==> flow/design.v <==
`timescale 1ns / 1ps
module syntropy_core #(
    parameter DATA_WIDTH = 16,
    parameter ADDR_WIDTH = 8,
    parameter THRESHOLD_DEFAULT = 16'hE666,   
    parameter LEARNING_RATE = 16'h0019,      
    parameter MAX_ITERATIONS = 8'd10
)(
    input wire clk,
    input wire rst_n,
    input wire [DATA_WIDTH-1:0] voltage_drift,     
    input wire [DATA_WIDTH-1:0] packet_loss,       
    input wire [DATA_WIDTH-1:0] temp_variance,     
    input wire [DATA_WIDTH-1:0] phase_jitter,      
    input wire [DATA_WIDTH-1:0] threshold,         
    input wire enable_learning,                    
    input wire mesh_broadcast_en,                  
    output reg stable,                             
    output reg [DATA_WIDTH-1:0] flux_value,        
    output reg [DATA_WIDTH-1:0] correction_vector,  
    output reg [DATA_WIDTH-1:0] optimized_params,  
    output reg learning_active,                    
    output reg mesh_broadcast_req,                 
    input wire [DATA_WIDTH-1:0] mesh_flux_in,      
    input wire [DATA_WIDTH-1:0] mesh_correction_in,  
    input wire mesh_valid_in,                      
    output reg [DATA_WIDTH-1:0] mesh_flux_out,     
    output reg [DATA_WIDTH-1:0] mesh_correction_out,  
    output reg mesh_valid_out,                     
    output reg [7:0] iteration_count,              
    output reg [3:0] state,                        
    output reg error_flag                          
);
    localparam IDLE = 4'd0;
    localparam EVALUATE = 4'd1;
    localparam LEARN = 4'd2;
    localparam CORRECT = 4'd3;
    localparam BROADCAST = 4'd4;
    localparam ERROR = 4'd5;
    reg [DATA_WIDTH-1:0] flux_reg;
    reg [DATA_WIDTH-1:0] threshold_reg;
    reg [DATA_WIDTH-1:0] metrics [0:3];   
    reg [DATA_WIDTH-1:0] gradients [0:3];  
    reg [DATA_WIDTH-1:0] params [0:3];    
    reg [7:0] iter_count;
    reg [3:0] current_state;
    reg learning_en;
    reg mesh_en;
    wire [DATA_WIDTH-1:0] flux_calc;
    wire signed [22:0] gradient_calc [0:3];
    wire signed [31:0] scaled_step [0:3];
    wire [DATA_WIDTH-1:0] param_update [0:3];
    wire signed [17:0] flux_error;
    localparam signed [31:0] LEARNING_RATE_S = LEARNING_RATE;
    wire overflow_flag;
    assign flux_calc = 16'h0100 - (voltage_drift + packet_loss + 
                                   (temp_variance >> 8) + phase_jitter);
    assign flux_error = $signed({2'b00, threshold_reg}) - $signed({2'b00, flux_reg});
    assign gradient_calc[0] = -2 * flux_error;  
    assign gradient_calc[1] = -2 * flux_error;  
    assign gradient_calc[2] = (-2 * flux_error) >>> 8;  
    assign gradient_calc[3] = -2 * flux_error;  
    assign scaled_step[0] = (LEARNING_RATE_S * gradient_calc[0]) >>> 8;
    assign scaled_step[1] = (LEARNING_RATE_S * gradient_calc[1]) >>> 8;
    assign scaled_step[2] = (LEARNING_RATE_S * gradient_calc[2]) >>> 8;
    assign scaled_step[3] = (LEARNING_RATE_S * gradient_calc[3]) >>> 8;
    assign param_update[0] = params[0] - scaled_step[0][DATA_WIDTH-1:0];
    assign param_update[1] = params[1] - scaled_step[1][DATA_WIDTH-1:0];
    assign param_update[2] = params[2] - scaled_step[2][DATA_WIDTH-1:0];
    assign param_update[3] = params[3] - scaled_step[3][DATA_WIDTH-1:0];
    assign overflow_flag = (flux_calc[15] == 1'b1) || 
                          (param_update[0][15] == 1'b1) ||
                          (param_update[1][15] == 1'b1) ||
                          (param_update[2][15] == 1'b1) ||
                          (param_update[3][15] == 1'b1);
    always @(posedge clk or negedge rst_n) begin
        if (!rst_n) begin
            stable <= 1'b0;
            flux_value <= 16'h0000;
            correction_vector <= 16'h0000;
            optimized_params <= 16'h0000;
            learning_active <= 1'b0;
            mesh_broadcast_req <= 1'b0;
            mesh_flux_out <= 16'h0000;
            mesh_correction_out <= 16'h0000;
            mesh_valid_out <= 1'b0;
            iteration_count <= 8'd0;
            state <= IDLE;
            error_flag <= 1'b0;
            params[0] <= 16'h0000;  
            params[1] <= 16'h0000;  
            params[2] <= 16'h0000;  
            params[3] <= 16'h0000;  
            threshold_reg <= THRESHOLD_DEFAULT;
            flux_reg <= 16'h0000;
            current_state <= IDLE;
            learning_en <= 1'b0;
            mesh_en <= 1'b0;
            iter_count <= 8'd0;
        end else begin
            threshold_reg <= threshold;
            learning_en <= enable_learning;
            mesh_en <= mesh_broadcast_en;
            metrics[0] <= voltage_drift;
            metrics[1] <= packet_loss;
            metrics[2] <= temp_variance;
            metrics[3] <= phase_jitter;
            case (current_state)
                IDLE: begin
                    stable <= 1'b0;
                    learning_active <= 1'b0;
                    mesh_broadcast_req <= 1'b0;
                    mesh_valid_out <= 1'b0;
                    error_flag <= 1'b0;
                    iter_count <= 8'd0;
                    if (overflow_flag) begin
                        current_state <= ERROR;
                    end else begin
                        current_state <= EVALUATE;
                    end
                end
                EVALUATE: begin
                    flux_reg <= flux_calc;
                    flux_value <= flux_calc;
                    if (flux_calc >= threshold_reg) begin
                        stable <= 1'b1;
                        correction_vector <= 16'h0000;
                        current_state <= IDLE;
                    end else begin
                        stable <= 1'b0;
                        correction_vector <= threshold_reg - flux_calc;
                        if (learning_en) begin
                            current_state <= LEARN;
                        end else begin
                            current_state <= CORRECT;
                        end
                    end
                end
                LEARN: begin
                    learning_active <= 1'b1;
                    if (iter_count < MAX_ITERATIONS) begin
                        gradients[0] <= gradient_calc[0];
                        gradients[1] <= gradient_calc[1];
                        gradients[2] <= gradient_calc[2];
                        gradients[3] <= gradient_calc[3];
                        params[0] <= param_update[0];
                        params[1] <= param_update[1];
                        params[2] <= param_update[2];
                        params[3] <= param_update[3];
                        iter_count <= iter_count + 1;
                        iteration_count <= iter_count + 1;
                        flux_reg <= 16'h0100 - (param_update[0] + param_update[1] + 
                                               (param_update[2] >> 8) + param_update[3]);
                    end else begin
                        learning_active <= 1'b0;
                        optimized_params <= params[0] + params[1] + params[2] + params[3];
                        current_state <= CORRECT;
                    end
                end
                CORRECT: begin
                    if (mesh_en && mesh_valid_in) begin
                        correction_vector <= mesh_correction_in;
                    end
                    current_state <= BROADCAST;
                end
                BROADCAST: begin
                    mesh_flux_out <= flux_reg;
                    mesh_correction_out <= correction_vector;
                    mesh_valid_out <= 1'b1;
                    mesh_broadcast_req <= 1'b1;
                    current_state <= IDLE;
                end
                ERROR: begin
                    error_flag <= 1'b1;
                    stable <= 1'b0;
                    learning_active <= 1'b0;
                    mesh_broadcast_req <= 1'b0;
                    mesh_valid_out <= 1'b0;
                end
                default: begin
                    current_state <= IDLE;
                end
            endcase
            state <= current_state;
        end
    end
    always @(posedge clk) begin
        if (mesh_valid_in && mesh_en) begin
        end
    end
endmodule
# --- Tool chain data of syntropy_core ---
# Tool output for the design above before and after an edit, in the order of the flow.
# "orig" refers to lines of the RTL above, "edited" to lines of the edited file.
# "diff" is "edited" less "orig", of the values as shown; "rel_change_pct" is that difference over "orig", in percent.
# Library cell names are shortened.
design:
  top_module: "syntropy_core"
  clk_port: "clk"
  lib: "sky130hd"
  lib_corner: "tt_025C_1v80"

# --- Edit of the RTL ---
# The edit as a unified diff against the file above.
# This change comes from a script, not from a designer. The edited design behaves differently; no optimisation was intended.
# begin of diff
@@ -137,25 +137,4 @@
                     end
                 end
-                LEARN: begin
-                    learning_active <= 1'b1;
-                    if (iter_count < MAX_ITERATIONS) begin
-                        gradients[0] <= gradient_calc[0];
-                        gradients[1] <= gradient_calc[1];
-                        gradients[2] <= gradient_calc[2];
-                        gradients[3] <= gradient_calc[3];
-                        params[0] <= param_update[0];
-                        params[1] <= param_update[1];
-                        params[2] <= param_update[2];
-                        params[3] <= param_update[3];
-                        iter_count <= iter_count + 1;
-                        iteration_count <= iter_count + 1;
-                        flux_reg <= 16'h0100 - (param_update[0] + param_update[1] + 
-                                               (param_update[2] >> 8) + param_update[3]);
-                    end else begin
-                        learning_active <= 1'b0;
-                        optimized_params <= params[0] + params[1] + params[2] + params[3];
-                        current_state <= CORRECT;
-                    end
-                end
                 CORRECT: begin
                     if (mesh_en && mesh_valid_in) begin
# end of diff

# --- Word-level counts ---
# Source: Yosys, flattened and elaborated. Widths are those after wreduce. Registers that Yosys merges into a memory's read port (data or address) are not register bits. Print and check cells do not count.
word_totals:
  columns: ["item", "orig", "edited", "diff", "rel_change_pct"]
  rows:
  - ["reg_bits", 206, 93, -113, -54.85]
  - ["inputBits", 117, 117, 0, 0.00]
  - ["output_inout_bits", 97, 97, 0, 0.00]
  - ["elab_cells", 92, 52, -40, -43.48]
classes:
  columns: ["item", "orig", "edited", "diff", "rel_change_pct"]
  rows:
  - ["n_addsub", 19, 9, -10, -52.63]
  - ["mul", 2, 2, 0, 0.00]
  - ["cmp", 2, 1, -1, -50.00]
  - ["n_eq", 8, 5, -3, -37.50]
  - ["muxes", 18, 11, -7, -38.89]
  - ["n_logic", 2, 0, -2, -100.00]
  - ["n_reduce_logical", 20, 12, -8, -40.00]
op_table:
  columns: ["op", "orig", "edited", "diff", "rel_change_pct"]
  rows:
  - ["16-bit adder", 7, 2, -5, -71.43]
  - ["2-bit AND reduction", 6, 1, -5, -83.33]
  - ["16-bit subtractor", 5, 1, -4, -80.00]
  - ["2-bit nonzero test", 7, 4, -3, -42.86]
  - ["2-bit != test with constant B", 3, 1, -2, -66.67]
  - ["1-bit inverter", 2, 0, -2, -100.00]
  - ["1-bit by 16-bit subtractor with 16-bit output with constant A", 0, 2, 2, null]
  - ["1-bit parallel mux with 2-bit select", 4, 3, -1, -25.00]
  - ["1-bit two-way mux", 3, 2, -1, -33.33]
  - ["16-bit two-way mux", 3, 2, -1, -33.33]
  - ["16-bit by 8-bit adder with 16-bit output", 2, 1, -1, -50.00]
  - ["4-bit by 2-bit == test with 1-bit output with constant B", 2, 1, -1, -50.00]
  - ["16-bit parallel mux with 2-bit select", 2, 1, -1, -50.00]
  - ["9-bit by 16-bit subtractor with 16-bit output with constant A", 2, 1, -1, -50.00]
  - ["8-bit by 1-bit adder with 8-bit output with constant B", 1, 0, -1, -100.00]
  - ["8-bit by 4-bit less-than comparator with 1-bit output with constant B", 1, 0, -1, -100.00]
  - ["4-bit two-way mux", 1, 0, -1, -100.00]
  - ["8-bit two-way mux", 1, 0, -1, -100.00]
  - ["4-bit parallel mux with 5-bit select", 1, 0, -1, -100.00]
  - ["8-bit parallel mux with 2-bit select", 1, 0, -1, -100.00]
  - ["4-bit parallel mux with 4-bit select", 0, 1, 1, null]
  - ["1-bit logical OR", 4, 4, 0, 0.00]
  - ["4-bit by 3-bit == test with 1-bit output with constant B", 2, 2, 0, 0.00]
  - ["4-bit by 1-bit == test with 1-bit output with constant B", 1, 1, 0, 0.00]
  - ["16-bit >= comparator", 1, 1, 0, 0.00]
  - ["1-bit logical AND", 1, 1, 0, 0.00]
  - ["4-bit zero test", 1, 1, 0, 0.00]
  - ["6-bit by 22-bit multiplier with 23-bit output with constant A", 1, 1, 0, 0.00]
# The list need not be complete.

# --- Logic depth ---
# Longest topological path by Yosys (ltp), each cell counted once; first at word level (registers and memories cut), then after technology mapping (sequential cells cut; the memories' decode and read muxes count).
depth:
  columns: ["item", "orig", "edited", "diff", "rel_change_pct"]
  rows:
  - ["ltp_word", 10, 10, 0, 0.00]
  - ["ABC_AREA", "0", "0", null, null]
  - ["depth_mapped", 54, 34, -20, -37.04]
  - ["mapped_depth_nobuf", 54, 34, -20, -37.04]

# --- Netlist ---
# Yosys stat after the flow's synthesis: flattened, memories mapped to cells. It holds for the ABC_AREA given above (unset counts as 0); a run with the other value may have another netlist.
mapped:
  columns: ["item", "orig", "edited", "diff", "rel_change_pct"]
  rows:
  - ["cell_count", 2071, 1116, -955, -46.11]
  - ["area_um2", 19094.6, 10138.5, -8956.1, -46.90]
  - ["seqArea_um2", 5116.2, 2288.4, -2827.8, -55.27]
  - ["ff_cells", 204, 91, -113, -55.39]
  - ["n_buf", 50, 53, 3, 6.00]
by_type:
  columns: ["cell", "orig", "edited", "diff", "rel_change_pct"]
  rows:
  - ["nand2_1", 223, 47, -176, -78.92]
  - ["dfrtp_1", 195, 82, -113, -57.95]
  - ["ha_1", 262, 157, -105, -40.08]
  - ["o21ai_0", 152, 54, -98, -64.47]
  - ["inv_1", 237, 151, -86, -36.29]
  - ["fa_1", 101, 40, -61, -60.40]
  - ["xnor2_1", 105, 54, -51, -48.57]
  - ["a21oi_1", 109, 64, -45, -41.28]
  - ["buf_4", 2, 29, 27, 1350.00]
  - ["nor2b_1", 36, 11, -25, -69.44]
  - ["clkbuf_1", 43, 19, -24, -55.81]
  - ["nor2_1", 96, 73, -23, -23.96]
  - ["nor3_1", 40, 21, -19, -47.50]
  - ["xor2_1", 56, 38, -18, -32.14]
  - ["nand3_1", 28, 14, -14, -50.00]
  - ["and3_1", 21, 7, -14, -66.67]
  - ["nand2b_1", 24, 11, -13, -54.17]
  - ["a31oi_1", 19, 6, -13, -68.42]
# The list need not be complete.

# --- Worst setup path after synthesis ---
# OpenSTA on the mapped netlist: ideal clock, no wires. The path of least setup slack (recovery checks aside). Input and output delay are each 20% of the period. Register names are those of the netlist, which keeps one name where synthesis merged equal registers.
synth_timing:
  columns: ["item", "orig", "edited", "diff", "rel_change_pct"]
  rows:
  - ["path_type", "flip-flop to flip-flop", "input port to flip-flop", null, null]
  - ["from", "register threshold_reg[1]", "input packet_loss[1]", null, null]
  - ["to", "register flux_reg[14]", "register correction_vector[10]", null, null]
  - ["clock_period_ps", 13000, 13000, 0, 0.00]
  - ["in_delay_ps", null, 2600, null, null]
  - ["setup_ps", 87, 126, 39, null]
  - ["t_first_pin_ps", 0, 2600, 2600, null]
  - ["arrival_ps", 10843, 7987, -2856, -26.34]
  - ["t_required_ps", 12913, 12874, -39, -0.30]
  - ["path_slack_ps", 2069, 4887, 2818, null]
  - ["delay_ps", 10930, 5513, -5417, -49.56]
  - ["path_stages", 52, 24, -28, -53.85]
  - ["path_buffers", 1, 1, 0, 0.00]
  - ["synth_period_reached_ps", 10931, 8113, -2818, -25.78]
# "delay_ps" is the arrival time less input delay plus setup time.
# "path_stages" counts driving pins, that of a launching flip-flop among them; a cell with two outputs on the path counts twice.
# "synth_period_reached_ps" = period - worst setup slack (recovery checks aside). The figure is calculated, with input and output delays left at 20% of the set period.
# The rows between start and end are the longest chain of elaborated cells between them; the timing report does not say that the signal goes this way. Where chains are equally long, one stands for them.
# Each line given opens the expression or statement behind the cell; cells for indexed reads and writes are added by Yosys, which also makes memories of some case tables.
# At most two assigning lines are given for a register; there are more.
synth_between_orig:
  path_cell_list: "dfstp_2 > inv_1 > fa_1 > nand2b_1 > a21o_4 > a211oi_1 > and2_1 > nand3_1 > or3_1 > nor3_1 > nor2_1 > ha_1 > fa_1 > ha_1 > ha_1 > clkbuf_1 > nand2_1 > o31ai_2 > [... 16 more ...] > inv_1 > fa_1 > inv_1 > ha_1 > inv_1 > fa_1 > nor2b_1 > o21ai_0 > a21boi_0 > o21ai_0 > a21boi_0 > o21ai_0 > a21boi_0 > o21a_1 > nor2_1 > o21ai_0 > mux2_2 > o211ai_1"
  cone_cells: 14
  classes_between: "add/sub: 10; mul: 2; mux: 2"
synth_lines_orig:
  columns: ["item", "line", "text"]
  rows:
  - ["from (decl)", 41, "reg [DATA_WIDTH-1:0] threshold_reg;"]
  - ["from (assign)", 94, "threshold_reg <= THRESHOLD_DEFAULT;"]
  - ["from (assign)", 101, "threshold_reg <= threshold;"]
  - ["to (assign)", 123, "flux_reg <= flux_calc;"]
  - ["to (assign)", 152, "flux_reg <= 16'h0100 - (param_update[0] + param_update[1] +"]
  - ["to (decl)", 40, "reg [DATA_WIDTH-1:0] flux_reg;"]
# orig: No chain of elaborated cells between the ends is given.
# Some nets on the timed path still bear RTL names; the line given drives or declares the net.
synth_nets_orig:
  columns: ["signal", "line", "text"]
  rows:
  - ["param_update[2][10]", 69, "assign param_update[2] = params[2] - scaled_step[2][DATA_WIDTH-1:0];"]
synth_between_edited:
  path_cell_list: "inv_1 > fa_1 > fa_1 > fa_1 > ha_1 > a21o_1 > a21oi_1 > o21bai_1 > a21oi_1 > nor2b_1 > o21a_1 > o31a_1 > or4_1 > a31o_2 > a21oi_1 > xnor2_1 > ha_1 > and4_1 > a221oi_1 > a31o_2 > clkbuf_1 > nor2_1 > a221oi_1 > nor2_1"
  elab_chain_len: 7
  cone_cells: 8
  cone_lines: 4
  classes_between: "add/sub: 5; compare: 1; mux: 2"
synth_lines_edited:
  columns: ["item", "line", "text"]
  rows:
  - ["from (decl)", 12, "input wire [DATA_WIDTH-1:0] packet_loss,"]
  - ["16-bit adder", 56, "assign flux_calc = 16'h0100 - (voltage_drift + packet_loss +"]
  - ["16-bit by 8-bit adder with 16-bit output", 56, null]
  - ["16-bit adder", 56, null]
  - ["9-bit by 16-bit subtractor with 16-bit output", 56, null]
  - ["16-bit subtractor", 131, "correction_vector <= threshold_reg - flux_calc;"]
  - ["16-bit two-way mux", 125, "if (flux_calc >= threshold_reg) begin"]
  - ["16-bit parallel mux with 2-bit select", 108, "case (current_state)"]
  - ["to (assign)", 131, null]
  - ["to (assign)", 141, "correction_vector <= mesh_correction_in;"]
  - ["to (decl)", 20, "output reg [DATA_WIDTH-1:0] correction_vector,"]

# --- Path in the finished layout ---
# From the final timing report of the runs of set A: the path of least setup slack in the routed layout; clock arrival at registers is part of the times.
# The report prints the path's times to 10 ps; the period is as set.
layout_timing:
  columns: ["item", "orig", "edited", "diff", "rel_change_pct"]
  rows:
  - ["path_type", "flip-flop to flip-flop", "input port to flip-flop", null, null]
  - ["from", "register threshold_reg[1]", "input packet_loss[1]", null, null]
  - ["to", "register flux_reg[14]", "register correction_vector[11]", null, null]
  - ["clock_period_ps", 13000, 13000, 0, 0.00]
  - ["in_delay_ps", null, 2600, null, null]
  - ["setup_ps", 90, 120, 30, null]
  - ["t_first_pin_ps", 540, 2600, 2060, 381.48]
  - ["arrival_ps", 12600, 9070, -3530, -28.02]
  - ["t_required_ps", 13460, 13220, -240, -1.78]
  - ["path_slack_ps", 860, 4150, 3290, null]
  - ["path_stages", 49, 26, -23, -46.94]
  - ["path_buffers", 0, 1, 1, null]
# The rows between start and end are the longest chain of elaborated cells between them; the timing report does not say that the signal goes this way. Where chains are equally long, one stands for them.
# At most two assigning lines are given for a register; there are more.
layout_between_orig:
  path_cell_list: "dfstp_2 > inv_1 > fa_1 > nand2b_1 > a21o_4 > a211oi_2 > and2_1 > nand3_1 > or3_1 > and2_1 > ha_1 > ha_1 > xor2_1 > ha_1 > ha_1 > and3_1 > nand3_1 > o21ba_2 > [... 13 more ...] > a21oi_1 > xnor2_1 > fa_1 > fa_1 > ha_1 > ha_1 > nor2b_1 > o21ai_0 > a21boi_1 > o21ai_0 > a21boi_1 > o21ai_0 > a21boi_1 > o21a_1 > nor2_1 > o21ai_0 > mux2_2 > o211ai_1"
  elab_chain_len: 10
  cone_cells: 14
  classes_between: "add/sub: 10; mul: 2; mux: 2"
layout_lines_orig:
  columns: ["item", "line", "text"]
  rows:
  - ["from (decl)", 41, "reg [DATA_WIDTH-1:0] threshold_reg;"]
  - ["from (assign)", 94, "threshold_reg <= THRESHOLD_DEFAULT;"]
  - ["from (assign)", 101, "threshold_reg <= threshold;"]
  - ["16-bit by 16-bit subtractor with 17-bit output", 58, "assign flux_error = $signed({2'b00, threshold_reg}) - $signed({2'b00, flux_reg});"]
  - ["17-bit negator with 30-bit output", 59, "assign gradient_calc[0] = -2 * flux_error;"]
  - ["6-bit by 22-bit multiplier with 23-bit output", 63, "assign scaled_step[0] = (LEARNING_RATE_S * gradient_calc[0]) >>> 8;"]
  - ["16-bit subtractor", 67, "assign param_update[0] = params[0] - scaled_step[0][DATA_WIDTH-1:0];"]
  - ["16-bit adder", 152, "flux_reg <= 16'h0100 - (param_update[0] + param_update[1] +"]
  - ["16-bit by 8-bit adder with 16-bit output", 152, null]
  - ["16-bit adder", 152, null]
  - ["9-bit by 16-bit subtractor with 16-bit output", 152, null]
  - ["16-bit two-way mux", 141, "if (iter_count < MAX_ITERATIONS) begin"]
  - ["16-bit parallel mux with 2-bit select", 108, "case (current_state)"]
  - ["to (assign)", 123, "flux_reg <= flux_calc;"]
  - ["to (assign)", 152, null]
  - ["to (decl)", 40, "reg [DATA_WIDTH-1:0] flux_reg;"]
layout_between_edited:
  path_cell_list: "clkdlybuf4s50_1 > inv_1 > fa_1 > fa_1 > fa_1 > ha_1 > fa_1 > a21o_1 > a21oi_1 > o21bai_1 > a21oi_1 > o21bai_1 > a21oi_1 > nor2b_1 > o21a_1 > o21ai_0 > nand2b_1 > a21oi_1 > xor2_1 > ha_1 > and4_1 > a221oi_1 > a31o_2 > nor2_1 > a221oi_1 > nor2_1"
  elab_chain_len: 7
  cone_cells: 8
  cone_lines: 4
  classes_between: "add/sub: 5; compare: 1; mux: 2"
layout_lines_edited:
  columns: ["item", "line", "text"]
  rows:
  - ["from (decl)", 12, "input wire [DATA_WIDTH-1:0] packet_loss,"]
  - ["16-bit adder", 56, "assign flux_calc = 16'h0100 - (voltage_drift + packet_loss +"]
  - ["16-bit by 8-bit adder with 16-bit output", 56, null]
  - ["16-bit adder", 56, null]
  - ["9-bit by 16-bit subtractor with 16-bit output", 56, null]
  - ["16-bit subtractor", 131, "correction_vector <= threshold_reg - flux_calc;"]
  - ["16-bit two-way mux", 125, "if (flux_calc >= threshold_reg) begin"]
  - ["16-bit parallel mux with 2-bit select", 108, "case (current_state)"]
  - ["to (assign)", 131, null]
  - ["to (assign)", 141, "correction_vector <= mesh_correction_in;"]
  - ["to (decl)", 20, "output reg [DATA_WIDTH-1:0] correction_vector,"]

# --- Layout results ---
# Runs of the flow (Yosys, OpenROAD) on both versions; the two runs of a pair have the same settings. The constraints put input and output delay at 20% of the set period each and load the outputs with 0.01 pF.
settings_set_A:
  CORE_UTILIZATION: 40
  period_ns: 13.0
  CAP_MARGIN: 20
  CORE_MARGIN: 2
  SLEW_MARGIN: 20
results_set_A:
  columns: ["item", "orig", "edited", "diff", "rel_change_pct"]
  rows:
  - ["synth_chip_area_um2", 19094.6, 10138.5, -8956.1, -46.90]
  - ["dieArea_um2", 49499.6, 26635.9, -22863.7, -46.19]
  - ["final_stdcell_area_um2", 22559.1, 12276.8, -10282.3, -45.58]
  - ["finalUtil_pct", 47.5, 49.0, 1.5, null]
  - ["ws_setup_ps", 859, 4154, 3295, null]
  - ["timing.setup.tns_ps", 0, 0, 0, null]
  - ["worst_hold_slack_ps", 473, 398, -75, null]
  - ["achieved_period_ps", 12141, 8846, -3295, -27.14]
settings_set_B:
  ABC_AREA: 1
  CAP_MARGIN: 20
  CELL_PAD_IN_SITES_GLOBAL_PLACEMENT: 2
  CORE_UTILIZATION: 21
  CTS_CLUSTER_DIAMETER: 109
  GPL_TIMING_DRIVEN: 0
  MAX_ROUTING_LAYER: "met4"
  PLACE_DENSITY_LB_ADDON: 0.04
  SETUP_SLACK_MARGIN: 1.62
  SLEW_MARGIN: 10
  TNS_END_PERCENT: 5
  period_ns: 19.6
  CORE_MARGIN: 2
results_set_B:
  columns: ["item", "orig", "edited", "diff", "rel_change_pct"]
  rows:
  - ["synth_chip_area_um2", 19567.5, 10631.4, -8936.1, -45.67]
  - ["dieArea_um2", 95635.6, 52441.0, -43194.6, -45.17]
  - ["final_stdcell_area_um2", 24030.5, 13518.0, -10512.5, -43.75]
  - ["finalUtil_pct", 26.1, 27.0, 0.9, null]
  - ["ws_setup_ps", 8058, 9597, 1539, null]
  - ["timing.setup.tns_ps", 0, 0, 0, null]
  - ["worst_hold_slack_ps", 470, 426, -44, null]
  - ["achieved_period_ps", 11542, 10003, -1539, -13.33]
# "achieved_period_ps" = clock period - worst setup slack. The figure is calculated, with input and output delays left at 20% of the set period.
